==> flow/design.v <==
module ALU(
    input [31:0] rs1,
    input [31:0] rs2,
    input [3:0]  ALUControl,
    output logic [31:0] rd
);
localparam ADD  = 4'b0000;
localparam SUB  = 4'b1000;
localparam SLL  = 4'b0001;
localparam SLT  = 4'b0010;
localparam SLTU = 4'b0011;
localparam XOR  = 4'b0100;
localparam SRL  = 4'b0101;
localparam SRA  = 4'b1101;
localparam OR   = 4'b0110;
localparam AND  = 4'b0111;
always_comb begin
    unique case (ALUControl) 
        ADD: begin
            rd = rs1 + rs2;
        end
        SUB: begin
            rd = rs1 - rs2;
        end
        SLL: begin
            rd = $unsigned(rs1) << rs2[4:0];
        end
        SLT: begin
            rd = $signed(rs1) < $signed(rs2) ? 1 : 0;
        end
        SLTU: begin
            rd = $unsigned(rs1) < $unsigned(rs2) ? 1 : 0;
        end
        XOR: begin
            rd = rs1 ^ rs2;
        end
        SRL: begin
            rd = $unsigned(rs1) >> rs2[4:0];
        end
        SRA: begin
            rd = $signed(rs1) >>> rs2[4:0];
        end
        OR: begin
            rd = rs1 | rs2;
        end
        AND: begin
            rd = rs1 & rs2;
        end
        default: begin
            rd = 32'b0;
        end
    endcase
end
endmodule
module ALU_Control_Unit(
    input [1:0] ALUOp,
    input [6:0] funct7,
    input [2:0] funct3,
    output logic [3:0] ALUControl
);
localparam ADD  = 4'b0000;
localparam SUB  = 4'b1000;
localparam SLL  = 4'b0001;
localparam SLT  = 4'b0010;
localparam SLTU = 4'b0011;
localparam XOR  = 4'b0100;
localparam SRL  = 4'b0101;
localparam SRA  = 4'b1101;
localparam OR   = 4'b0110;
localparam AND  = 4'b0111;
always_comb begin
    unique case (ALUOp) 
        2'b00: begin
            ALUControl = ADD;
        end
        2'b01: begin
            ALUControl = SUB;
        end
        2'b10: begin
            ALUControl = {funct7[5], funct3};
        end
        2'b11: begin
            if (funct3 == 3'b101) begin         
                ALUControl = {funct7[5], funct3};
            end
            else begin
                ALUControl = {1'b0, funct3};
            end
        end
        default: begin
            ALUControl = ADD;
        end
    endcase
end
endmodule
module Control_Unit(
    input  logic [6:0]  opcode,
    output logic [1:0]  ALUOp,       
    output logic [1:0]  ALUSrcA,     
    output logic        ALUSrcB,            
    output logic        Branch,
    output logic        Jal,
    output logic        Jalr,
    output logic        MemWrite,
    output logic        MemRead,
    output logic [1:0]  ResultSrc,    
    output logic        RegWrite,
    output logic        FALUEnable          
);
always_comb begin
    ALUOp = 2'b00;
    ALUSrcA = 2'b00;
    ALUSrcB = 1'b0;
    Branch = 1'b0;
    Jal = 1'b0;
    Jalr = 1'b0;
    MemWrite = 1'b0;
    MemRead = 1'b0;
    ResultSrc = 2'b00;
    RegWrite = 1'b0;
    FALUEnable = 1'b0;
    case (opcode)
        7'b0110011: begin
            ALUOp = 2'b10;
            RegWrite = 1'b1;
        end
        7'b0000011: begin
            ALUSrcB = 1'b1;
            MemRead = 1'b1;
            ResultSrc = 2'b01;
            RegWrite = 1'b1;
        end
        7'b0010011: begin
            ALUOp = 2'b11;
            ALUSrcB = 1'b1;
            RegWrite = 1'b1;
        end
        7'b1100111: begin
            ALUSrcB = 1'b1;
            Jalr = 1'b1;
            ResultSrc = 2'b10;
            RegWrite = 1'b1;
        end
        7'b0100011: begin
            ALUSrcB = 1'b1;
            MemWrite = 1'b1;
        end
        7'b1100011: begin
            ALUOp = 2'b01;
            Branch = 1'b1;
        end
        7'b0010111: begin
            ALUSrcA = 2'b01;
            ALUSrcB = 1'b1;
            RegWrite = 1'b1;
        end
        7'b0110111: begin
            ALUSrcA = 2'b10;
            ALUSrcB = 1'b1;
            RegWrite = 1'b1;
        end
        7'b1101111: begin
            Jal = 1'b1;
            ResultSrc = 2'b10;
            RegWrite = 1'b1;
        end
    endcase
end
endmodule
module EX_MEM_Reg(
    input clk,
    input rst,
    input [31:0] EX_pc4,
    input [31:0] EX_alu_result,
    input [31:0] EX_rs2_data,
    input [4:0]  EX_rd,
    input [2:0]  EX_funct3,
    input        EX_MemWrite,
    input        EX_MemRead,
    input        EX_RegWrite,
    input [1:0]  EX_ResultSrc,
    output logic [31:0] MEM_pc4,
    output logic [31:0] MEM_alu_result,
    output logic [31:0] MEM_rs2_data,
    output logic [4:0]  MEM_rd,
    output logic [2:0]  MEM_funct3,
    output logic        MEM_MemWrite,
    output logic        MEM_MemRead,
    output logic        MEM_RegWrite,
    output logic [1:0]  MEM_ResultSrc
);
always_ff @(posedge clk or posedge rst) begin
    if (rst) begin
        MEM_pc4         <= 32'b0;
        MEM_alu_result  <= 32'b0;
        MEM_rs2_data    <= 32'b0;
        MEM_rd          <= 5'b0;
        MEM_funct3      <= 3'b0;
        MEM_MemWrite    <= 1'b0;
        MEM_MemRead     <= 1'b0;
        MEM_RegWrite    <= 1'b0;
        MEM_ResultSrc   <= 2'b0;
    end
    else begin
        MEM_pc4         <= EX_pc4;
        MEM_alu_result  <= EX_alu_result;
        MEM_rs2_data    <= EX_rs2_data;
        MEM_rd          <= EX_rd;
        MEM_funct3      <= EX_funct3;
        MEM_MemWrite    <= EX_MemWrite;
        MEM_MemRead     <= EX_MemRead;
        MEM_RegWrite    <= EX_RegWrite;
        MEM_ResultSrc   <= EX_ResultSrc;
    end
end
endmodule
module Forwarding_Unit(
    input [4:0] EX_rs1,
    input [4:0] EX_rs2,
    input [4:0] MEM_rd,
    input       MEM_RegWrite,
    input [4:0] WB_rd,
    input       WB_RegWrite,
    output logic [1:0] ForwardA,
    output logic [1:0] ForwardB
);
always_comb begin
    ForwardA = 2'b00;
    if (MEM_RegWrite && (MEM_rd != 5'b0) && (MEM_rd == EX_rs1)) begin
        ForwardA = 2'b01;
    end
    else if (WB_RegWrite && (WB_rd != 5'b0) && (WB_rd == EX_rs1)) begin
        ForwardA = 2'b10;
    end 
end
always_comb begin
    ForwardB = 2'b00;
    if (MEM_RegWrite && (MEM_rd != 5'b0) && (MEM_rd == EX_rs2)) begin
        ForwardB = 2'b01;
    end
    else if (WB_RegWrite && (WB_rd != 5'b0) && (WB_rd == EX_rs2)) begin
        ForwardB = 2'b10;
    end 
end
endmodule
module Hazard_Detection_Unit(
    input [4:0] ID_rs1,
    input [4:0] ID_rs2,
    input [4:0] EX_rd,
    input       EX_MemRead,
    input ID_Branch,
    input ID_take_branch,
    input ID_Jal,
    input ID_Jalr,
    input ID_Branch_Stall,
    output logic Stall,
    output logic IF_ID_flush,
    output logic ID_EX_flush
);
logic load_use_hazard;
always_comb begin
    load_use_hazard = 1'b0;
    if (EX_MemRead) begin
        if ((EX_rd == ID_rs1) || (EX_rd == ID_rs2)) begin
            if (EX_rd != 5'b0) begin
                load_use_hazard = 1'b1;
            end
        end
    end
end
logic control_hazard;
logic branch_hazard;     
logic jump_hazard;       
always_comb begin
    branch_hazard = 1'b0;
    jump_hazard = 1'b0;
    if (ID_Branch && ID_take_branch) begin
        branch_hazard = 1'b1;
    end
    if (ID_Jal || ID_Jalr) begin
        jump_hazard = 1'b1;
    end
    control_hazard = (branch_hazard || jump_hazard) && !Stall;
end
assign Stall = ID_Branch_Stall || load_use_hazard;
always_comb begin
    IF_ID_flush = 1'b0;
    if (control_hazard) begin
        IF_ID_flush = 1'b1;
    end
end
always_comb begin
    ID_EX_flush = 1'b0;
    if (Stall) begin
        ID_EX_flush = 1'b1;
    end
    if (branch_hazard && control_hazard) begin
        ID_EX_flush = 1'b1;
    end
end
endmodule
module ID_EX_Reg(
    input clk,
    input rst,
    input flush,
    input [31:0] ID_PC,
    input [31:0] ID_pc4,
    input [31:0] ID_rs1_data,
    input [31:0] ID_rs2_data,
    input [31:0] ID_imm,
    input [4:0] ID_rs1,
    input [4:0] ID_rs2,
    input [4:0] ID_rd,
    input [2:0] ID_funct3,
    input [3:0] ID_ALUControl,
    input [1:0] ID_ALUSrcA,
    input       ID_ALUSrcB,
    input       ID_MemWrite,
    input       ID_MemRead,
    input       ID_RegWrite,
    input [1:0] ID_ResultSrc,
    output logic [31:0] EX_PC,
    output logic [31:0] EX_pc4,
    output logic [31:0] EX_rs1_data,
    output logic [31:0] EX_rs2_data,
    output logic [31:0] EX_imm,
    output logic [4:0] EX_rs1,
    output logic [4:0] EX_rs2,
    output logic [4:0] EX_rd,
    output logic [2:0] EX_funct3,
    output logic [3:0] EX_ALUControl,
    output logic [1:0] EX_ALUSrcA,
    output logic       EX_ALUSrcB,
    output logic       EX_MemWrite,
    output logic       EX_MemRead,
    output logic       EX_RegWrite,
    output logic [1:0] EX_ResultSrc
);
always_ff @(posedge clk or posedge rst) begin
    if (rst) begin
        EX_PC       <= 32'b0;
        EX_pc4      <= 32'b0;
        EX_rs1_data <= 32'b0;
        EX_rs2_data <= 32'b0;
        EX_imm      <= 32'b0;
        EX_rs1      <= 5'b0;
        EX_rs2      <= 5'b0;
        EX_rd       <= 5'b0;
        EX_funct3   <= 3'b0;
        EX_ALUControl <= 4'b0;
        EX_ALUSrcA  <= 2'b0;
        EX_ALUSrcB  <= 1'b0;
        EX_MemWrite <= 1'b0;
        EX_MemRead  <= 1'b0;
        EX_RegWrite <= 1'b0;
        EX_ResultSrc <= 2'b0;
    end
    else if (flush) begin
        EX_PC       <= 32'b0;
        EX_pc4      <= 32'b0;
        EX_rs1_data <= 32'b0;
        EX_rs2_data <= 32'b0;
        EX_imm      <= 32'b0;
        EX_rs1      <= 5'b0;
        EX_rs2      <= 5'b0;
        EX_rd       <= 5'b0;
        EX_funct3   <= 3'b0;
        EX_ALUControl <= 4'b0;
        EX_ALUSrcA  <= 2'b0;
        EX_ALUSrcB  <= 1'b0;
        EX_MemWrite <= 1'b0;
        EX_MemRead  <= 1'b0;
        EX_RegWrite <= 1'b0;
        EX_ResultSrc <= 2'b0;
    end
    else begin
        EX_PC       <= ID_PC;
        EX_pc4      <= ID_pc4;
        EX_rs1_data <= ID_rs1_data;
        EX_rs2_data <= ID_rs2_data;
        EX_imm      <= ID_imm;
        EX_rs1      <= ID_rs1;
        EX_rs2      <= ID_rs2;
        EX_rd       <= ID_rd;
        EX_funct3   <= ID_funct3;
        EX_ALUControl <= ID_ALUControl;
        EX_ALUSrcA  <= ID_ALUSrcA;
        EX_ALUSrcB  <= ID_ALUSrcB;
        EX_MemWrite <= ID_MemWrite;
        EX_MemRead  <= ID_MemRead;
        EX_RegWrite <= ID_RegWrite;
        EX_ResultSrc <= ID_ResultSrc;
    end
end
endmodule
module ID_Forwarding_Unit(
    input [4:0] ID_rs1,
    input [4:0] ID_rs2,
    input       ID_Branch,       
    input       ID_Jalr,
    input [4:0] EX_rd,
    input       EX_RegWrite,
    input       EX_MemRead,
    input [4:0] MEM_rd,
    input       MEM_RegWrite,
    input       MEM_MemRead,
    input [4:0] WB_rd,
    input       WB_RegWrite,
    output logic [1:0] ID_ForwardA,
    output logic [1:0] ID_ForwardB,
    output logic ID_Branch_Stall
);
logic need_forwarding;
assign need_forwarding = ID_Branch || ID_Jalr;
always_comb begin
    ID_ForwardA = 2'b00;
    if (need_forwarding) begin
        if (MEM_RegWrite && (MEM_rd != 5'b0) && (MEM_rd == ID_rs1)) begin
            ID_ForwardA = 2'b01;
        end
        else if (WB_RegWrite && (WB_rd != 5'b0) && (WB_rd == ID_rs1)) begin
            ID_ForwardA = 2'b10;
        end
    end
end
always_comb begin
    ID_ForwardB = 2'b00;
    if (need_forwarding) begin
        if (MEM_RegWrite && (MEM_rd != 5'b0) && (MEM_rd == ID_rs2)) begin
            ID_ForwardB = 2'b01;
        end
        else if (WB_RegWrite && (WB_rd != 5'b0) && (WB_rd == ID_rs2)) begin
            ID_ForwardB = 2'b10;
        end
    end
end
always_comb begin
    ID_Branch_Stall = 1'b0;
    if (need_forwarding) begin
        if (EX_RegWrite && (EX_rd != 5'b0)) begin
            if ((EX_rd == ID_rs1) || (EX_rd == ID_rs2)) begin
                ID_Branch_Stall = 1'b1;
            end
        end
        if (MEM_MemRead && MEM_RegWrite && (MEM_rd != 5'b0)) begin
            if ((MEM_rd == ID_rs1) || (MEM_rd == ID_rs2)) begin
                ID_Branch_Stall = 1'b1;
            end
        end
    end
end
endmodule
module IF_ID_Reg(
    input clk,
    input rst,
    input stall,
    input flush,
    input [31:0] IF_PC,
    input [31:0] IF_pc4,
    input [31:0] IF_instr,
    output logic [31:0] ID_PC,
    output logic [31:0] ID_pc4,
    output logic [31:0] ID_instr
);
always_ff @(posedge clk or posedge rst) begin
    if (rst) begin
        ID_PC       <= 32'b0;
        ID_pc4      <= 32'b0;
        ID_instr    <= 32'h00000013;  
    end
    else if (flush) begin
        ID_PC       <= 32'b0;
        ID_pc4      <= 32'b0;
        ID_instr    <= 32'h00000013;
    end
    else if (!stall) begin
        ID_PC       <= IF_PC;
        ID_pc4      <= IF_pc4;
        ID_instr    <= IF_instr;
    end
end
endmodule
module MEM_WB_Reg(
    input clk,
    input rst,
    input [31:0] MEM_pc4,
    input [31:0] MEM_alu_result,
    input [31:0] MEM_load_data,
    input [4:0]  MEM_rd,
    input        MEM_RegWrite,
    input [1:0]  MEM_ResultSrc,
    output logic [31:0] WB_pc4,
    output logic [31:0] WB_alu_result,
    output logic [31:0] WB_load_data,
    output logic [4:0]  WB_rd,
    output logic        WB_RegWrite,
    output logic [1:0]  WB_ResultSrc
);
always_ff @(posedge clk or posedge rst) begin
    if (rst) begin
        WB_pc4          <= 32'b0;
        WB_alu_result   <= 32'b0;
        WB_load_data    <= 32'b0;
        WB_rd           <= 5'b0;
        WB_RegWrite     <= 1'b0;
        WB_ResultSrc    <= 2'b0;
    end
    else begin
        WB_pc4          <= MEM_pc4;
        WB_alu_result   <= MEM_alu_result;
        WB_load_data    <= MEM_load_data;
        WB_rd           <= MEM_rd;
        WB_RegWrite     <= MEM_RegWrite;
        WB_ResultSrc    <= MEM_ResultSrc;
    end
end
endmodule
module branch_decision(
    input       Branch,
    input [2:0] funct3,
    input       eq,
    input       lt,
    input       ltu,
    output logic take_branch
);
localparam BEQ  = 3'b000;
localparam BNE  = 3'b001;
localparam BLT  = 3'b100;
localparam BGE  = 3'b101;
localparam BLTU = 3'b110;
localparam BGEU = 3'b111;
always_comb begin
    if (!Branch) begin
        take_branch = 1'b0;
    end
    else begin
        case (funct3)
            BEQ: begin
                take_branch = eq;
            end
            BNE: begin
                take_branch = ~eq;
            end
            BLT: begin
                take_branch = lt;
            end
            BGE: begin
                take_branch = ~lt;
            end
            BLTU: begin
                take_branch = ltu;
            end
            BGEU: begin
                take_branch = ~ltu;
            end
            default: begin
                take_branch = 1'b0;
            end
        endcase
    end
end
endmodule
module comparator(
    input [31:0] rs1,
    input [31:0] rs2,
    output logic eq,
    output logic lt,
    output logic ltu
);
assign eq = (rs1 == rs2);
assign lt = ($signed(rs1) < $signed(rs2));
assign ltu = (rs1 < rs2);
endmodule
module imm_gen(
    input  logic [31:0] instr,
    output logic [31:0] imm
);
logic [6:0] opcode;
assign opcode = instr[6:0];
always_comb begin
    case(opcode) 
        7'b0000011, 7'b0010011, 7'b1100111: begin
            imm = {{20{instr[31]}}, instr[31:20]};
        end
        7'b0100011: begin
            imm = {{20{instr[31]}}, instr[31:25], instr[11:7]};
        end
        7'b1100011: begin
            imm = {{19{instr[31]}}, instr[31], instr[7], instr[30:25], instr[11:8], 1'b0};
        end
        7'b0010111, 7'b0110111: begin
            imm = {instr[31:12], 12'b0};
        end
        7'b1101111: begin
            imm = {{11{instr[31]}}, instr[31], instr[19:12], instr[20], instr[30:21], 1'b0};
        end
        default: begin
            imm = 32'b0;
        end
    endcase
end
endmodule
module load_data(
    input        MemRead,
    input [31:0] dm_rdata,
    input [2:0]  funct3,
    input [31:0] alu_result,
    output logic [31:0] load_data_final
);
localparam LW  = 3'b010;
localparam LB  = 3'b000;
localparam LH  = 3'b001;
localparam LBU = 3'b100;
localparam LHU = 3'b101;
always_comb begin
    load_data_final = 32'b0;
    if (MemRead) begin
        load_data_final = dm_rdata;
        case (funct3)
            LW: begin
                load_data_final = dm_rdata;
            end
            LB: begin
                case (alu_result[1:0]) 
                    2'b00: load_data_final = {{24{dm_rdata[7]}}, dm_rdata[7:0]};
                    2'b01: load_data_final = {{24{dm_rdata[15]}}, dm_rdata[15:8]};
                    2'b10: load_data_final = {{24{dm_rdata[23]}}, dm_rdata[23:16]};
                    2'b11: load_data_final = {{24{dm_rdata[31]}}, dm_rdata[31:24]};
                endcase
            end
            LH: begin
                case (alu_result[1])
                    1'b0: load_data_final = {{16{dm_rdata[15]}}, dm_rdata[15:0]};
                    1'b1: load_data_final = {{16{dm_rdata[31]}}, dm_rdata[31:16]};
                endcase
            end
            LBU: begin
                case (alu_result[1:0])
                    2'b00: load_data_final = {24'b0, dm_rdata[7:0]};
                    2'b01: load_data_final = {24'b0, dm_rdata[15:8]};
                    2'b10: load_data_final = {24'b0, dm_rdata[23:16]};
                    2'b11: load_data_final = {24'b0, dm_rdata[31:24]};
                endcase
            end 
            LHU: begin
                case(alu_result[1])
                    1'b0: load_data_final = {16'b0, dm_rdata[15:0]};
                    1'b1: load_data_final = {16'b0, dm_rdata[31:16]};
                endcase
            end
        endcase
    end
end
endmodule
module pc_mux(
    input [1:0]  PCSel,
    input [31:0] pc4,
    input [31:0] pc_imm,
    input [31:0] ALU_Result,
    output logic [31:0] pc_next
);
always_comb begin
    case (PCSel)
        2'b00: begin
            pc_next = pc4;
        end
        2'b01: begin
            pc_next = pc_imm;
        end
        2'b10: begin
            pc_next = {ALU_Result[31:1], 1'b0};
        end
        default: begin
            pc_next = pc4;
        end
    endcase
end
endmodule
module pc_select(
    input Branch,
    input take_branch,
    input Jal,
    input Jalr,
    output logic [1:0] PCSel
);
always_comb begin
    if (Jalr) begin
        PCSel = 2'b10;
    end
    else if (Jal) begin
        PCSel = 2'b01;
    end
    else if (Branch && take_branch) begin
        PCSel = 2'b01;
    end
    else begin
        PCSel = 2'b00;
    end
end
endmodule
module regfile(
    input logic clk,
    input  logic [4:0]  rs1_addr,
    input  logic [4:0]  rs2_addr,
    output logic [31:0] rs1_data,
    output logic [31:0] rs2_data,
    input  logic        we,
    input  logic [4:0]  rd_addr,
    input  logic [31:0] rd_data
);
logic [31:0] regs [31:0];
assign rs1_data = (rs1_addr == 5'b0) ? 32'b0 :
                  (we && (rd_addr == rs1_addr)) ? rd_data : regs[rs1_addr];
assign rs2_data = (rs2_addr == 5'b0) ? 32'b0 :
                  (we && (rd_addr == rs2_addr)) ? rd_data : regs[rs2_addr];
always_ff @(posedge clk) begin
    if (we && (rd_addr != 5'b0)) begin
        regs[rd_addr] <= rd_data;
    end
end
endmodule
module store_data(
    input [2:0]  funct3,
    input        MemWrite,
    input [31:0] rs2_data,
    input [31:0] alu_result,
    output logic [3:0]  dm_web,
    output logic [31:0] dm_wdata
);
localparam SW = 3'b010;
localparam SB = 3'b000;
localparam SH = 3'b001;
always_comb begin
    dm_wdata = 32'b0;
    dm_web = 4'b1111;
    if (MemWrite) begin
        case(funct3)
            SB: begin
                dm_wdata = {4{rs2_data[7:0]}};
                case (alu_result[1:0]) 
                    2'b00: dm_web = 4'b1110;
                    2'b01: dm_web = 4'b1101;
                    2'b10: dm_web = 4'b1011;
                    2'b11: dm_web = 4'b0111;
                endcase
            end
            SH: begin
                dm_wdata = {2{rs2_data[15:0]}};
                case (alu_result[1:0]) 
                    2'b00: dm_web = 4'b1100;
                    2'b10: dm_web = 4'b0011;
                    default: dm_web = 4'b1111;
                endcase
            end
            SW: begin
                dm_wdata = rs2_data;
                dm_web = 4'b0;
            end
            default: begin
                dm_wdata = rs2_data;
                dm_web = 4'b1111;
            end
        endcase
    end
end
endmodule
module CPU(
    input logic clk,
    input logic rst,
    output logic [31:0] im_addr,
    input  logic [31:0] im_rdata,     
    output logic [31:0] dm_addr,
    output logic [31:0] dm_wdata,    
    output logic [3:0]  dm_web,       
    input  logic [31:0] dm_rdata      
);
logic [31:0] IF_PC;
logic [31:0] IF_pc4;
logic [31:0] IF_PC_next;
logic [31:0] IF_instr;
logic [31:0] ID_PC;
logic [31:0] ID_pc4;
logic [31:0] ID_instr;
logic IF_ID_stall;
logic IF_ID_flush;
logic [6:0] ID_opcode;
logic [4:0] ID_rd;
logic [2:0] ID_funct3;
logic [4:0] ID_rs1;
logic [4:0] ID_rs2;
logic [6:0] ID_funct7;
logic [31:0] ID_rs1_data;
logic [31:0] ID_rs2_data;
logic [31:0] ID_imm;
logic [1:0] ID_ALUOp;
logic [1:0] ID_ALUSrcA;
logic ID_ALUSrcB;
logic ID_Branch;
logic ID_Jal;
logic ID_Jalr;
logic ID_MemWrite;
logic ID_MemRead;
logic ID_RegWrite;
logic [1:0] ID_ResultSrc;
logic [3:0] ID_ALUControl;
logic [31:0] ID_pc_imm;
logic [31:0] ID_jalr_target;
logic ID_eq;
logic ID_lt;
logic ID_ltu;
logic ID_take_branch;
logic [1:0] ID_PCSel;
logic [1:0] ID_ForwardA;
logic [1:0] ID_ForwardB;
logic [31:0] ID_forward_rs1;
logic [31:0] ID_forward_rs2;
logic ID_Branch_Stall;
logic ID_EX_flush;
logic [31:0] EX_PC;
logic [31:0] EX_pc4;
logic [31:0] EX_rs1_data;
logic [31:0] EX_rs2_data;
logic [31:0] EX_imm;
logic [4:0] EX_rs1;
logic [4:0] EX_rs2;
logic [4:0] EX_rd;
logic [2:0] EX_funct3;
logic [3:0] EX_ALUControl;
logic [1:0] EX_ALUSrcA;
logic EX_ALUSrcB;
logic EX_MemWrite;
logic EX_MemRead;
logic EX_RegWrite;
logic [1:0] EX_ResultSrc;
logic [31:0] EX_alu_in1;
logic [31:0] EX_alu_in2;
logic [31:0] EX_alu_result;
logic [1:0] ForwardA;
logic [1:0] ForwardB;
logic [31:0] EX_forward_rs1;
logic [31:0] EX_forward_rs2;
logic [31:0] MEM_pc4;
logic [31:0] MEM_alu_result;
logic [31:0] MEM_rs2_data;
logic [4:0] MEM_rd;
logic [2:0] MEM_funct3;
logic MEM_MemWrite;
logic MEM_MemRead;
logic MEM_RegWrite;
logic [1:0] MEM_ResultSrc;
logic [31:0] MEM_load_data;
logic [31:0] MEM_fwd_data;
logic [31:0] WB_pc4;
logic [31:0] WB_alu_result;
logic [31:0] WB_load_data;
logic [4:0] WB_rd;
logic WB_RegWrite;
logic [1:0] WB_ResultSrc;
logic [31:0] WB_write_data;
assign im_addr = IF_PC;
assign IF_instr = im_rdata;
assign IF_pc4 = IF_PC + 32'd4;
pc_mux u_pc_mux(
    .PCSel(ID_PCSel),
    .pc4(IF_pc4),
    .pc_imm(ID_pc_imm),
    .ALU_Result(ID_jalr_target),
    .pc_next(IF_PC_next)
);
always_ff @(posedge clk or posedge rst) begin
    if (rst) begin
        IF_PC <= 32'b0;
    end
    else if (!IF_ID_stall) begin
        IF_PC <= IF_PC_next;
    end
end
Hazard_Detection_Unit u_hazard_detection(
    .ID_rs1(ID_rs1),
    .ID_rs2(ID_rs2),
    .EX_rd(EX_rd),
    .EX_MemRead(EX_MemRead),
    .ID_Branch(ID_Branch),
    .ID_take_branch(ID_take_branch),
    .ID_Jal(ID_Jal),
    .ID_Jalr(ID_Jalr),
    .ID_Branch_Stall(ID_Branch_Stall),
    .Stall(IF_ID_stall),
    .IF_ID_flush(IF_ID_flush),
    .ID_EX_flush(ID_EX_flush)
);
IF_ID_Reg u_IF_ID_Reg(
    .clk(clk),
    .rst(rst),
    .stall(IF_ID_stall),
    .flush(IF_ID_flush),
    .IF_PC(IF_PC),
    .IF_pc4(IF_pc4),
    .IF_instr(IF_instr),
    .ID_PC(ID_PC),
    .ID_pc4(ID_pc4),
    .ID_instr(ID_instr)
);
assign ID_opcode = ID_instr[6:0];
assign ID_rd = ID_instr[11:7];
assign ID_funct3 = ID_instr[14:12];
assign ID_rs1 = ID_instr[19:15];
assign ID_rs2 = ID_instr[24:20];
assign ID_funct7 = ID_instr[31:25];
regfile u_regfile(
    .clk(clk),
    .rs1_addr(ID_rs1),
    .rs2_addr(ID_rs2),
    .rs1_data(ID_rs1_data),
    .rs2_data(ID_rs2_data),
    .we(WB_RegWrite),
    .rd_addr(WB_rd),
    .rd_data(WB_write_data)
);
imm_gen u_imm(
    .instr(ID_instr),
    .imm(ID_imm)
);
assign ID_pc_imm = ID_PC + ID_imm;
assign ID_jalr_target = ID_forward_rs1 + ID_imm;
ID_Forwarding_Unit u_id_forwarding(
    .ID_rs1(ID_rs1),
    .ID_rs2(ID_rs2),
    .ID_Branch(ID_Branch),
    .ID_Jalr(ID_Jalr),
    .EX_rd(EX_rd),
    .EX_RegWrite(EX_RegWrite),
    .EX_MemRead(EX_MemRead),
    .MEM_rd(MEM_rd),
    .MEM_RegWrite(MEM_RegWrite),
    .MEM_MemRead(MEM_MemRead),
    .WB_rd(WB_rd),
    .WB_RegWrite(WB_RegWrite),
    .ID_ForwardA(ID_ForwardA),
    .ID_ForwardB(ID_ForwardB),
    .ID_Branch_Stall(ID_Branch_Stall)
);
always_comb begin
    case (ID_ForwardA)
        2'b00: ID_forward_rs1 = ID_rs1_data;
        2'b01: ID_forward_rs1 = MEM_fwd_data;
        2'b10: ID_forward_rs1 = WB_write_data;
        default: ID_forward_rs1 = ID_rs1_data;
    endcase
end
always_comb begin
    case (ID_ForwardB)
        2'b00: ID_forward_rs2 = ID_rs2_data;
        2'b01: ID_forward_rs2 = MEM_fwd_data;
        2'b10: ID_forward_rs2 = WB_write_data;
        default: ID_forward_rs2 = ID_rs2_data;
    endcase
end
Control_Unit u_ctrl(
    .opcode(ID_opcode),
    .ALUOp(ID_ALUOp),
    .ALUSrcA(ID_ALUSrcA),
    .ALUSrcB(ID_ALUSrcB),
    .Branch(ID_Branch),
    .Jal(ID_Jal),
    .Jalr(ID_Jalr),
    .MemWrite(ID_MemWrite),
    .MemRead(ID_MemRead),
    .ResultSrc(ID_ResultSrc),
    .RegWrite(ID_RegWrite),
    .FALUEnable()
);
ALU_Control_Unit u_aluctrl(
    .ALUOp(ID_ALUOp),
    .funct7(ID_funct7),
    .funct3(ID_funct3),
    .ALUControl(ID_ALUControl)
);
comparator u_com(
    .rs1(ID_forward_rs1),
    .rs2(ID_forward_rs2),
    .eq(ID_eq),
    .lt(ID_lt),
    .ltu(ID_ltu)
);
branch_decision u_br_dec(
    .Branch(ID_Branch),
    .funct3(ID_funct3),
    .eq(ID_eq),
    .lt(ID_lt),
    .ltu(ID_ltu),
    .take_branch(ID_take_branch)
);
pc_select u_pc_sel(
    .Branch(ID_Branch),
    .take_branch(ID_take_branch),
    .Jal(ID_Jal),
    .Jalr(ID_Jalr),
    .PCSel(ID_PCSel)
);
ID_EX_Reg u_ID_EX_Reg(
    .clk(clk),
    .rst(rst),
    .flush(ID_EX_flush),
    .ID_PC(ID_PC),
    .ID_pc4(ID_pc4),
    .ID_rs1_data(ID_rs1_data),
    .ID_rs2_data(ID_rs2_data),
    .ID_imm(ID_imm),
    .ID_rs1(ID_rs1),
    .ID_rs2(ID_rs2),
    .ID_rd(ID_rd),
    .ID_funct3(ID_funct3),
    .ID_ALUControl(ID_ALUControl),
    .ID_ALUSrcA(ID_ALUSrcA),
    .ID_ALUSrcB(ID_ALUSrcB),
    .ID_MemWrite(ID_MemWrite),
    .ID_MemRead(ID_MemRead),
    .ID_RegWrite(ID_RegWrite),
    .ID_ResultSrc(ID_ResultSrc),
    .EX_PC(EX_PC),
    .EX_pc4(EX_pc4),
    .EX_rs1_data(EX_rs1_data),
    .EX_rs2_data(EX_rs2_data),
    .EX_imm(EX_imm),
    .EX_rs1(EX_rs1),
    .EX_rs2(EX_rs2),
    .EX_rd(EX_rd),
    .EX_funct3(EX_funct3),
    .EX_ALUControl(EX_ALUControl),
    .EX_ALUSrcA(EX_ALUSrcA),
    .EX_ALUSrcB(EX_ALUSrcB),
    .EX_MemWrite(EX_MemWrite),
    .EX_MemRead(EX_MemRead),
    .EX_RegWrite(EX_RegWrite),
    .EX_ResultSrc(EX_ResultSrc)
);
Forwarding_Unit u_forwarding(
    .EX_rs1(EX_rs1),
    .EX_rs2(EX_rs2),
    .MEM_rd(MEM_rd),
    .MEM_RegWrite(MEM_RegWrite),
    .WB_rd(WB_rd),
    .WB_RegWrite(WB_RegWrite),
    .ForwardA(ForwardA),
    .ForwardB(ForwardB)
);
always_comb begin
    case (ForwardA)
        2'b00: EX_forward_rs1 = EX_rs1_data;
        2'b01: EX_forward_rs1 = MEM_fwd_data;
        2'b10: EX_forward_rs1 = WB_write_data;
        default: EX_forward_rs1 = EX_rs1_data;
    endcase
end
always_comb begin
    case (ForwardB)
        2'b00: EX_forward_rs2 = EX_rs2_data;
        2'b01: EX_forward_rs2 = MEM_fwd_data;
        2'b10: EX_forward_rs2 = WB_write_data;
        default: EX_forward_rs2 = EX_rs2_data;
    endcase
end
always_comb begin
    case (EX_ALUSrcA) 
        2'b00: EX_alu_in1 = EX_forward_rs1;
        2'b01: EX_alu_in1 = EX_PC;
        2'b10: EX_alu_in1 = 32'b0;
        default: EX_alu_in1 = EX_forward_rs1;
    endcase
end
assign EX_alu_in2 = (EX_ALUSrcB) ? EX_imm : EX_forward_rs2;
ALU u_alu(
    .rs1(EX_alu_in1),
    .rs2(EX_alu_in2),
    .ALUControl(EX_ALUControl),
    .rd(EX_alu_result)
);
EX_MEM_Reg u_EX_MEM_Reg(
    .clk(clk),
    .rst(rst),
    .EX_pc4(EX_pc4),
    .EX_alu_result(EX_alu_result),
    .EX_rs2_data(EX_forward_rs2),
    .EX_rd(EX_rd),
    .EX_funct3(EX_funct3),
    .EX_MemWrite(EX_MemWrite),
    .EX_MemRead(EX_MemRead),
    .EX_RegWrite(EX_RegWrite),
    .EX_ResultSrc(EX_ResultSrc),
    .MEM_pc4(MEM_pc4),
    .MEM_alu_result(MEM_alu_result),
    .MEM_rs2_data(MEM_rs2_data),
    .MEM_rd(MEM_rd),
    .MEM_funct3(MEM_funct3),
    .MEM_MemWrite(MEM_MemWrite),
    .MEM_MemRead(MEM_MemRead),
    .MEM_RegWrite(MEM_RegWrite),
    .MEM_ResultSrc(MEM_ResultSrc)
);
assign dm_addr = MEM_alu_result;
assign MEM_fwd_data = (MEM_ResultSrc == 2'b10) ? MEM_pc4 : MEM_alu_result;
store_data u_store_data(
    .funct3(MEM_funct3),
    .MemWrite(MEM_MemWrite),
    .rs2_data(MEM_rs2_data),
    .alu_result(MEM_alu_result),
    .dm_web(dm_web),
    .dm_wdata(dm_wdata)
);
load_data u_load_data(
    .MemRead(MEM_MemRead),
    .dm_rdata(dm_rdata),
    .funct3(MEM_funct3),
    .alu_result(MEM_alu_result),
    .load_data_final(MEM_load_data)
);
MEM_WB_Reg u_MEM_WB_Reg(
    .clk(clk),
    .rst(rst),
    .MEM_pc4(MEM_pc4),
    .MEM_alu_result(MEM_alu_result),
    .MEM_load_data(MEM_load_data),
    .MEM_rd(MEM_rd),
    .MEM_RegWrite(MEM_RegWrite),
    .MEM_ResultSrc(MEM_ResultSrc),
    .WB_pc4(WB_pc4),
    .WB_alu_result(WB_alu_result),
    .WB_load_data(WB_load_data),
    .WB_rd(WB_rd),
    .WB_RegWrite(WB_RegWrite),
    .WB_ResultSrc(WB_ResultSrc)
);
always_comb begin
    case (WB_ResultSrc)
        2'b00: WB_write_data = WB_alu_result;
        2'b01: WB_write_data = WB_load_data;
        2'b10: WB_write_data = WB_pc4;
        default: WB_write_data = 32'b0;
    endcase
end
endmodule
# Tool chain data of CPU
# Module CPU before and after one edit of its RTL, step after step.
# Lines under "before" count in the file above, lines under "after" in the edited file.
# "change" is "after" less "before", of the values as shown; "rel_change_pct" is that difference over "before", in percent.
# Operators carry their Yosys type and port widths (W data, S select, Z words).
setup:
  design: "CPU"
  clock_port: "clk"
  lib: "sky130hd"
  corner: "tt_025C_1v80"

# The edit
# Unified diff, file above to edited file.
# This change comes from a script, not from a designer. The edited design behaves differently; no optimisation was intended.
# begin of diff
@@ -923,5 +923,5 @@
 );
 assign ID_pc_imm = ID_PC + ID_imm;
-assign ID_jalr_target = ID_forward_rs1 + ID_imm;
+assign ID_jalr_target = ID_forward_rs1 - ID_imm;
 ID_Forwarding_Unit u_id_forwarding(
     .ID_rs1(ID_rs1),
# end of diff

# Word-level counts
# Source: Yosys, flattened and elaborated, memories not mapped. Widths are those after wreduce. Registers that Yosys merges into a memory's read port (data or address) are not register bits. Print and check cells do not count.
# Yosys's memory passes give these memory sizes; they may raise the number of words (mostly to a power of two), join words into wider ones and drop unused or constant bits.
bits:
  columns: ["item", "before", "after", "change", "rel_change_pct"]
  rows:
  - ["register_bits", 531, 531, 0, 0.00]
  - ["ram_bits", 1024, 1024, 0, 0.00]
  - ["n_memories", 1, 1, 0, 0.00]
  - ["inputBits", 66, 66, 0, 0.00]
  - ["out_inout_bits", 100, 100, 0, 0.00]
  - ["word_cells", 250, 250, 0, 0.00]
memory_table:
  columns: ["item", "before", "after"]
  rows:
  - ["mem_shapes", "u_regfile.regs 32 x 32 bit 2R1W", "u_regfile.regs 32 x 32 bit 2R1W"]
op_classes:
  columns: ["item", "before", "after", "change", "rel_change_pct"]
  rows:
  - ["add_sub_neg", 5, 5, 0, 0.00]
  - ["compare", 4, 4, 0, 0.00]
  - ["eq_ne", 60, 60, 0, 0.00]
  - ["shifts", 3, 3, 0, 0.00]
  - ["mux", 94, 94, 0, 0.00]
  - ["logic", 7, 7, 0, 0.00]
  - ["reduce_logical", 41, 41, 0, 0.00]
ops:
  columns: ["op", "before", "after", "change", "rel_change_pct"]
  rows:
  - ["$add A32 B32 Y32", 3, 2, -1, -33.33]
  - ["$sub A32 B32 Y32", 1, 2, 1, 100.00]
# Operator kinds equal on both sides are left out: 54.

# Longest topological paths
# Yosys ltp: most cells in a row. Word level: on the elaborated netlist, between registers, memories and ports. Mapped: between sequential cells and ports; inverters and the memories' decode and read muxes count.
logic_depth:
  columns: ["item", "before", "after", "change", "rel_change_pct"]
  rows:
  - ["depth_word", 19, 19, 0, 0.00]
  - ["ABC_AREA", "0", "0", null, null]
  - ["ltp_mapped", 31, 30, -1, -3.23]
  - ["depth_no_buf", 23, 24, 1, 4.35]

# Netlist
# The flow's flattened synthesis, as Yosys stat reports it; memories are mapped. The netlist is that of the ABC_AREA named above (0 if unset); the other value can give another one.
synth_totals:
  columns: ["item", "before", "after", "change", "rel_change_pct"]
  rows:
  - ["cells", 6323, 6432, 109, 1.72]
  - ["yosys_area_um2", 83314.9, 83461.3, 146.4, 0.18]
  - ["seq_area_um2", 43890.8, 43890.8, 0.0, 0.00]
  - ["ff_cells", 1549, 1549, 0, 0.00]
by_type:
  columns: ["cell", "before", "after", "change", "rel_change_pct"]
  rows:
  - ["sky130_fd_sc_hd__and2_1", 170, 36, -134, -78.82]
  - ["sky130_fd_sc_hd__and3_1", 40, 102, 62, 155.00]
  - ["sky130_fd_sc_hd__inv_1", 126, 183, 57, 45.24]
  - ["sky130_fd_sc_hd__nand2_1", 502, 555, 53, 10.56]
  - ["sky130_fd_sc_hd__nor2_1", 385, 436, 51, 13.25]
  - ["sky130_fd_sc_hd__a21oi_1", 228, 279, 51, 22.37]
  - ["sky130_fd_sc_hd__o31ai_1", 89, 39, -50, -56.18]
  - ["sky130_fd_sc_hd__or3_1", 15, 48, 33, 220.00]
  - ["sky130_fd_sc_hd__nand3b_1", 13, 40, 27, 207.69]
  - ["sky130_fd_sc_hd__nor3_1", 97, 73, -24, -24.74]
  - ["sky130_fd_sc_hd__a32o_1", 2, 25, 23, 1150.00]
  - ["sky130_fd_sc_hd__a21o_1", 84, 65, -19, -22.62]
  - ["sky130_fd_sc_hd__or4_1", 25, 6, -19, -76.00]
  - ["sky130_fd_sc_hd__o21a_1", 24, 43, 19, 79.17]
  - ["sky130_fd_sc_hd__nand3_1", 68, 86, 18, 26.47]
  - ["sky130_fd_sc_hd__nand2b_1", 48, 34, -14, -29.17]
  - ["sky130_fd_sc_hd__o22a_1", 4, 18, 14, 350.00]
  - ["sky130_fd_sc_hd__nand4_1", 31, 19, -12, -38.71]
# Cell types equal on both sides are left out: 14.
# Not every row of either side is listed.
# The figures by module come from a second, unflattened synthesis with its own total; it is not the netlist above.
unflattened:
  columns: ["item", "before", "after", "change", "rel_change_pct"]
  rows:
  - ["cells_unflattened", 6748, 6729, -19, -0.28]
  - ["area_unflattened_um2", 86546.8, 86436.6, -110.2, -0.13]
# Rows give one instance, submodules left out.
by_module_before:
  columns: ["mod", "n_inst", "cells", "mod_area_um2"]
  rows:
  - ["regfile", 1, 2481, 47833.4]
  - ["CPU", 1, 1376, 9611.7]
  - ["ALU", 1, 1268, 8729.6]
  - ["ID_EX_Reg", 1, 402, 6407.4]
  - ["IF_ID_Reg", 1, 311, 3921.3]
  - ["EX_MEM_Reg", 1, 110, 2731.4]
  - ["MEM_WB_Reg", 1, 105, 2606.2]
  - ["comparator", 1, 115, 825.8]
  - ["load_data", 1, 120, 793.3]
  - ["store_data", 1, 106, 721.9]
  - ["pc_mux", 1, 113, 640.6]
  - ["imm_gen", 1, 79, 546.8]
  - ["ID_Forwarding_Unit", 1, 54, 436.7]
  - ["Forwarding_Unit", 1, 34, 257.7]
# before: Modules not listed: 5.
by_module_after:
  columns: ["mod", "n_inst", "cells", "mod_area_um2"]
  rows:
  - ["regfile", 1, 2481, 47833.4]
  - ["CPU", 1, 1357, 9501.6]
  - ["ALU", 1, 1268, 8729.6]
  - ["ID_EX_Reg", 1, 402, 6407.4]
  - ["IF_ID_Reg", 1, 311, 3921.3]
  - ["EX_MEM_Reg", 1, 110, 2731.4]
  - ["MEM_WB_Reg", 1, 105, 2606.2]
  - ["comparator", 1, 115, 825.8]
  - ["load_data", 1, 120, 793.3]
  - ["store_data", 1, 106, 721.9]
  - ["pc_mux", 1, 113, 640.6]
  - ["imm_gen", 1, 79, 546.8]
  - ["ID_Forwarding_Unit", 1, 54, 436.7]
  - ["Forwarding_Unit", 1, 34, 257.7]
# after: Modules not listed: 5.

# Timing after synthesis
# OpenSTA on the mapped netlist: ideal clock, no wires. The path of least setup slack (recovery checks aside). Input and output delay are each 20% of the period. Register names are those of the netlist, which keeps one name where synthesis merged equal registers.
synth_timing:
  columns: ["item", "before", "after", "change", "rel_change_pct"]
  rows:
  - ["path_type", "register -> register", "register -> register", null, null]
  - ["start", "reg u_IF_ID_Reg.ID_instr[15]", "reg u_MEM_WB_Reg.WB_ResultSrc[1]", null, null]
  - ["end", "reg IF_PC[30]", "reg u_EX_MEM_Reg.MEM_alu_result[31]", null, null]
  - ["tclk_ns", 8.5, 8.5, 0.0, 0.00]
  - ["t_first_pin_ns", 0.000, 0.000, 0.000, null]
  - ["arrival_ns", 6.228, 6.152, -0.076, -1.22]
  - ["setup_slack_ns", 2.137, 2.224, 0.087, null]
  - ["path_delay_ns", 6.363, 6.276, -0.087, -1.37]
  - ["path_stages", 24, 23, -1, -4.17]
  - ["path_buffers", 5, 6, 1, 20.00]
  - ["synth_period_reached_ns", 6.363, 6.276, -0.087, -1.37]
# "path_delay_ns" is the arrival time less input delay plus setup time.
# "path_stages": output pins that drive a net of the path, with the launching flip-flop's if there is one; two outputs of one cell count as two.
# "synth_period_reached_ns" = period - worst setup slack (recovery checks aside). The figure is calculated, with input and output delays left at 20% of the set period.
# The rows between start and end are the longest chain of elaborated cells between them; the timing report does not say that the signal goes this way. Where chains are equally long, one stands for them.
# A line is the first line of the expression or statement that the cell stems from. Yosys adds cells for indexed reads and writes and turns some case tables into memories.
# At most two assigning lines are given for a register; there are more.
synth_between_before:
  path_cell_list: "sky130_fd_sc_hd__dfrtp_1 sky130_fd_sc_hd__buf_2 sky130_fd_sc_hd__buf_4 sky130_fd_sc_hd__buf_4 sky130_fd_sc_hd__clkbuf_1 sky130_fd_sc_hd__buf_1 sky130_fd_sc_hd__mux4_2 sky130_fd_sc_hd__mux4_2 sky130_fd_sc_hd__nand2_1 sky130_fd_sc_hd__o211ai_1 sky130_fd_sc_hd__o211ai_1 sky130_fd_sc_hd__a21oi_1 sky130_fd_sc_hd__fa_1 sky130_fd_sc_hd__a211oi_1 sky130_fd_sc_hd__o21ai_1 sky130_fd_sc_hd__a311o_1 sky130_fd_sc_hd__o21a_1 sky130_fd_sc_hd__o31a_1 sky130_fd_sc_hd__o41ai_1 sky130_fd_sc_hd__o21ai_0 sky130_fd_sc_hd__o41a_1 sky130_fd_sc_hd__a31oi_1 sky130_fd_sc_hd__xor2_1 sky130_fd_sc_hd__o211ai_1"
  elab_chain_cells: 17
synth_lines_before:
  columns: ["item", "line", "rtl"]
  rows:
  - ["from (decl)", 463, "output logic [31:0] ID_instr"]
  - ["from (assign)", 469, "ID_instr    <= 32'h00000013;"]
  - ["from (assign)", 479, "ID_instr    <= IF_instr;"]
  - ["$eq A5 B5 Y1", 421, "else if (WB_RegWrite && (WB_rd != 5'b0) && (WB_rd == ID_rs1)) begin"]
  - ["$logic_and A1 B1 Y1", 421, null]
  - ["$mux W2", 421, null]
  - ["$mux W2", 418, "if (MEM_RegWrite && (MEM_rd != 5'b0) && (MEM_rd == ID_rs1)) begin"]
  - ["$mux W2", 417, "if (need_forwarding) begin"]
  - ["$eq A2 B2 Y1", 944, "case (ID_ForwardA)"]
  - ["$pmux W32 S2", 944, null]
  - ["[3 not listed]", null, null]
  - ["$mux W1", 533, "if (!Branch) begin"]
  - ["$logic_and A1 B1 Y1", 693, "else if (Branch && take_branch) begin"]
  - ["$mux W1", 693, null]
  - ["$mux W2", 690, "else if (Jal) begin"]
  - ["$mux W2", 687, "if (Jalr) begin"]
  - ["$eq A2 B2 Y1", 663, "case (PCSel)"]
  - ["$pmux W32 S2", 663, null]
  - ["to (assign)", 872, "IF_PC <= 32'b0;"]
  - ["to (assign)", 875, "IF_PC <= IF_PC_next;"]
  - ["to (decl)", 777, "logic [31:0] IF_PC;"]
synth_between_after:
  path_cell_list: "sky130_fd_sc_hd__dfrtp_1 sky130_fd_sc_hd__clkbuf_1 sky130_fd_sc_hd__buf_2 sky130_fd_sc_hd__mux2i_1 sky130_fd_sc_hd__o21ai_1 sky130_fd_sc_hd__a31oi_1 sky130_fd_sc_hd__a32o_1 sky130_fd_sc_hd__buf_2 sky130_fd_sc_hd__buf_2 sky130_fd_sc_hd__buf_2 sky130_fd_sc_hd__clkbuf_1 sky130_fd_sc_hd__ha_1 sky130_fd_sc_hd__nor2b_1 sky130_fd_sc_hd__o31a_1 sky130_fd_sc_hd__o41ai_1 sky130_fd_sc_hd__a211oi_1 sky130_fd_sc_hd__a21oi_1 sky130_fd_sc_hd__o31ai_1 sky130_fd_sc_hd__a221o_1 sky130_fd_sc_hd__a221oi_1 sky130_fd_sc_hd__o21ai_0 sky130_fd_sc_hd__xor2_1 sky130_fd_sc_hd__a211o_1"
  elab_chain_cells: 6
synth_lines_after:
  columns: ["item", "line", "rtl"]
  rows:
  - ["from (decl)", 497, "output logic [1:0]  WB_ResultSrc"]
  - ["from (assign)", 506, "WB_ResultSrc    <= 2'b0;"]
  - ["from (assign)", 514, "WB_ResultSrc    <= MEM_ResultSrc;"]
  - ["$eq A2 B2 Y1", 1135, "case (WB_ResultSrc)"]
  - ["$pmux W32 S3", 1135, null]
  - ["$pmux W32 S2", 1049, "case (ForwardA)"]
  - ["$pmux W32 S2", 1065, "case (EX_ALUSrcA)"]
  - ["$sub A32 B32 Y32", 23, "rd = rs1 - rs2;"]
  - ["$pmux W32 S10", 18, "unique case (ALUControl)"]
  - ["to (assign)", 195, "MEM_alu_result  <= 32'b0;"]
  - ["to (assign)", 206, "MEM_alu_result  <= EX_alu_result;"]
  - ["to (decl)", 183, "output logic [31:0] MEM_alu_result,"]
# Nets of the timed path that keep an RTL name, with a line that drives or declares them; the list need not be complete.
synth_nets_after:
  columns: ["signal", "line"]
  rows:
  - ["WB_write_data[1]", 1135]

# Path in the finished layout
# From the final timing report of each run of pair A: the path of least setup slack in the routed layout; clock arrival at registers is part of the times.
layout_timing:
  columns: ["item", "before", "after", "change", "rel_change_pct"]
  rows:
  - ["path_type", "register -> register", "register -> register", null, null]
  - ["start", "reg u_IF_ID_Reg.ID_instr[15]", "reg u_IF_ID_Reg.ID_instr[15]", null, null]
  - ["end", "reg IF_PC[11]", "reg IF_PC[8]", null, null]
  - ["tclk_ns", 8.5, 8.5, 0.0, 0.00]
  - ["t_first_pin_ns", 0.87, 0.81, -0.06, -6.90]
  - ["arrival_ns", 8.56, 8.24, -0.32, -3.74]
  - ["setup_slack_ns", 0.65, 0.93, 0.28, null]
  - ["path_stages", 21, 20, -1, -4.76]
  - ["path_buffers", 3, 2, -1, -33.33]
# The rows between start and end are the longest chain of elaborated cells between them; the timing report does not say that the signal goes this way. Where chains are equally long, one stands for them.
# At most two assigning lines are given for a register; there are more.
layout_between_before:
  path_cell_list: "sky130_fd_sc_hd__dfrtp_4 sky130_fd_sc_hd__buf_12 sky130_fd_sc_hd__buf_12 sky130_fd_sc_hd__mux4_2 sky130_fd_sc_hd__mux2_2 sky130_fd_sc_hd__a221oi_1 sky130_fd_sc_hd__a211oi_1 sky130_fd_sc_hd__o21ai_0 sky130_fd_sc_hd__a21oi_1 sky130_fd_sc_hd__ha_1 sky130_fd_sc_hd__a21o_1 sky130_fd_sc_hd__a211oi_1 sky130_fd_sc_hd__o21ai_0 sky130_fd_sc_hd__a221oi_1 sky130_fd_sc_hd__and3_1 sky130_fd_sc_hd__o21ai_0 sky130_fd_sc_hd__a31oi_2 sky130_fd_sc_hd__or2_4 sky130_fd_sc_hd__buf_4 sky130_fd_sc_hd__nor3_1 sky130_fd_sc_hd__a2111oi_0"
  elab_chain_cells: 17
layout_lines_before:
  columns: ["item", "line", "rtl"]
  rows:
  - ["from (decl)", 463, "output logic [31:0] ID_instr"]
  - ["from (assign)", 469, "ID_instr    <= 32'h00000013;"]
  - ["from (assign)", 479, "ID_instr    <= IF_instr;"]
  - ["$eq A5 B5 Y1", 421, "else if (WB_RegWrite && (WB_rd != 5'b0) && (WB_rd == ID_rs1)) begin"]
  - ["$logic_and A1 B1 Y1", 421, null]
  - ["$mux W2", 421, null]
  - ["$mux W2", 418, "if (MEM_RegWrite && (MEM_rd != 5'b0) && (MEM_rd == ID_rs1)) begin"]
  - ["$mux W2", 417, "if (need_forwarding) begin"]
  - ["$eq A2 B2 Y1", 944, "case (ID_ForwardA)"]
  - ["$pmux W32 S2", 944, null]
  - ["[3 not listed]", null, null]
  - ["$mux W1", 533, "if (!Branch) begin"]
  - ["$logic_and A1 B1 Y1", 693, "else if (Branch && take_branch) begin"]
  - ["$mux W1", 693, null]
  - ["$mux W2", 690, "else if (Jal) begin"]
  - ["$mux W2", 687, "if (Jalr) begin"]
  - ["$eq A2 B2 Y1", 663, "case (PCSel)"]
  - ["$pmux W32 S2", 663, null]
  - ["to (assign)", 872, "IF_PC <= 32'b0;"]
  - ["to (assign)", 875, "IF_PC <= IF_PC_next;"]
  - ["to (decl)", 777, "logic [31:0] IF_PC;"]
layout_between_after:
  path_cell_list: "sky130_fd_sc_hd__dfrtp_4 sky130_fd_sc_hd__buf_4 sky130_fd_sc_hd__mux4_2 sky130_fd_sc_hd__mux4_2 sky130_fd_sc_hd__a21oi_1 sky130_fd_sc_hd__o21ai_0 sky130_fd_sc_hd__nand2_1 sky130_fd_sc_hd__a21oi_1 sky130_fd_sc_hd__ha_1 sky130_fd_sc_hd__nand4_1 sky130_fd_sc_hd__nor3_1 sky130_fd_sc_hd__nand2_1 sky130_fd_sc_hd__a2111oi_0 sky130_fd_sc_hd__nand4bb_1 sky130_fd_sc_hd__o2111a_2 sky130_fd_sc_hd__buf_4 sky130_fd_sc_hd__nand2_1 sky130_fd_sc_hd__a32o_1 sky130_fd_sc_hd__a31oi_1 sky130_fd_sc_hd__o21ai_0"
  elab_chain_cells: 17
layout_lines_after:
  columns: ["item", "line", "rtl"]
  rows:
  - ["from (decl)", 463, "output logic [31:0] ID_instr"]
  - ["from (assign)", 469, "ID_instr    <= 32'h00000013;"]
  - ["from (assign)", 479, "ID_instr    <= IF_instr;"]
  - ["$eq A5 B5 Y1", 421, "else if (WB_RegWrite && (WB_rd != 5'b0) && (WB_rd == ID_rs1)) begin"]
  - ["$logic_and A1 B1 Y1", 421, null]
  - ["$mux W2", 421, null]
  - ["$mux W2", 418, "if (MEM_RegWrite && (MEM_rd != 5'b0) && (MEM_rd == ID_rs1)) begin"]
  - ["$mux W2", 417, "if (need_forwarding) begin"]
  - ["$eq A2 B2 Y1", 944, "case (ID_ForwardA)"]
  - ["$pmux W32 S2", 944, null]
  - ["[3 not listed]", null, null]
  - ["$mux W1", 533, "if (!Branch) begin"]
  - ["$logic_and A1 B1 Y1", 693, "else if (Branch && take_branch) begin"]
  - ["$mux W1", 693, null]
  - ["$mux W2", 690, "else if (Jal) begin"]
  - ["$mux W2", 687, "if (Jalr) begin"]
  - ["$eq A2 B2 Y1", 663, "case (PCSel)"]
  - ["$pmux W32 S2", 663, null]
  - ["to (assign)", 872, "IF_PC <= 32'b0;"]
  - ["to (assign)", 875, "IF_PC <= IF_PC_next;"]
  - ["to (decl)", 777, "logic [31:0] IF_PC;"]

# Flow runs
# Both versions went through the flow (Yosys, OpenROAD) with the same settings in each pair. Constraints: input delay and output delay 20% of the set period each, output load 0.01 pF.
flow_settings_pair_A:
  CORE_UTILIZATION: 40
  PLACE_DENSITY: 0.6
  period_ns: 8.5
  CAP_MARGIN: 20
  CORE_MARGIN: 2
  SLEW_MARGIN: 20
measured_pair_A:
  columns: ["item", "before", "after", "change", "rel_change_pct"]
  rows:
  - ["synthesis_area_um2", 83314.9, 83461.3, 146.4, 0.18]
  - ["dieArea_um2", 211954.0, 212323.0, 369.0, 0.17]
  - ["final_stdcell_area_um2", 94862.2, 94540.7, -321.5, -0.34]
  - ["post_route_util_frac", 0.458, 0.456, -0.002, null]
  - ["worst_setup_slack_ns", 0.649, 0.926, 0.277, null]
  - ["final_setup_tns_ns", 0.000, 0.000, 0.000, null]
  - ["hold_worst_slack_ns", 0.322, 0.313, -0.009, null]
  - ["total_power_uw", 23872, 24045, 173, 0.72]
  - ["timing.achieved_period_ns", 7.851, 7.574, -0.277, -3.53]
flow_settings_pair_B:
  CAP_MARGIN: 35
  CELL_PAD_IN_SITES_GLOBAL_PLACEMENT: 0
  CORE_MARGIN: 9
  CORE_UTILIZATION: 48
  CTS_CLUSTER_SIZE: 22
  MAX_ROUTING_LAYER: "met4"
  PLACE_DENSITY: 0.87
  SETUP_SLACK_MARGIN: 0.26
  TNS_END_PERCENT: 65
  period_ns: 5.01
  SLEW_MARGIN: 20
measured_pair_B:
  columns: ["item", "before", "after", "change", "rel_change_pct"]
  rows:
  - ["synthesis_area_um2", 83314.9, 83461.3, 146.4, 0.18]
  - ["dieArea_um2", 188895.0, 189212.0, 317.0, 0.17]
  - ["final_stdcell_area_um2", 107893.0, 109763.0, 1870.0, 1.73]
  - ["post_route_util_frac", 0.627, 0.637, 0.010, null]
  - ["worst_setup_slack_ns", -1.151, -1.036, 0.115, null]
  - ["final_setup_tns_ns", -306.715, -259.460, 47.255, null]
  - ["hold_worst_slack_ns", 0.326, 0.347, 0.021, null]
  - ["total_power_uw", 44491, 45325, 834, 1.87]
  - ["timing.achieved_period_ns", 6.162, 6.046, -0.116, -1.88]
# By "timing.achieved_period_ns" is meant the clock period of the run minus its worst setup slack. This is arithmetic on one report: input and output delays are still those of the set period (20% each).
# "total_power_uw" is the tool's figure for a default switching activity; nothing was simulated.
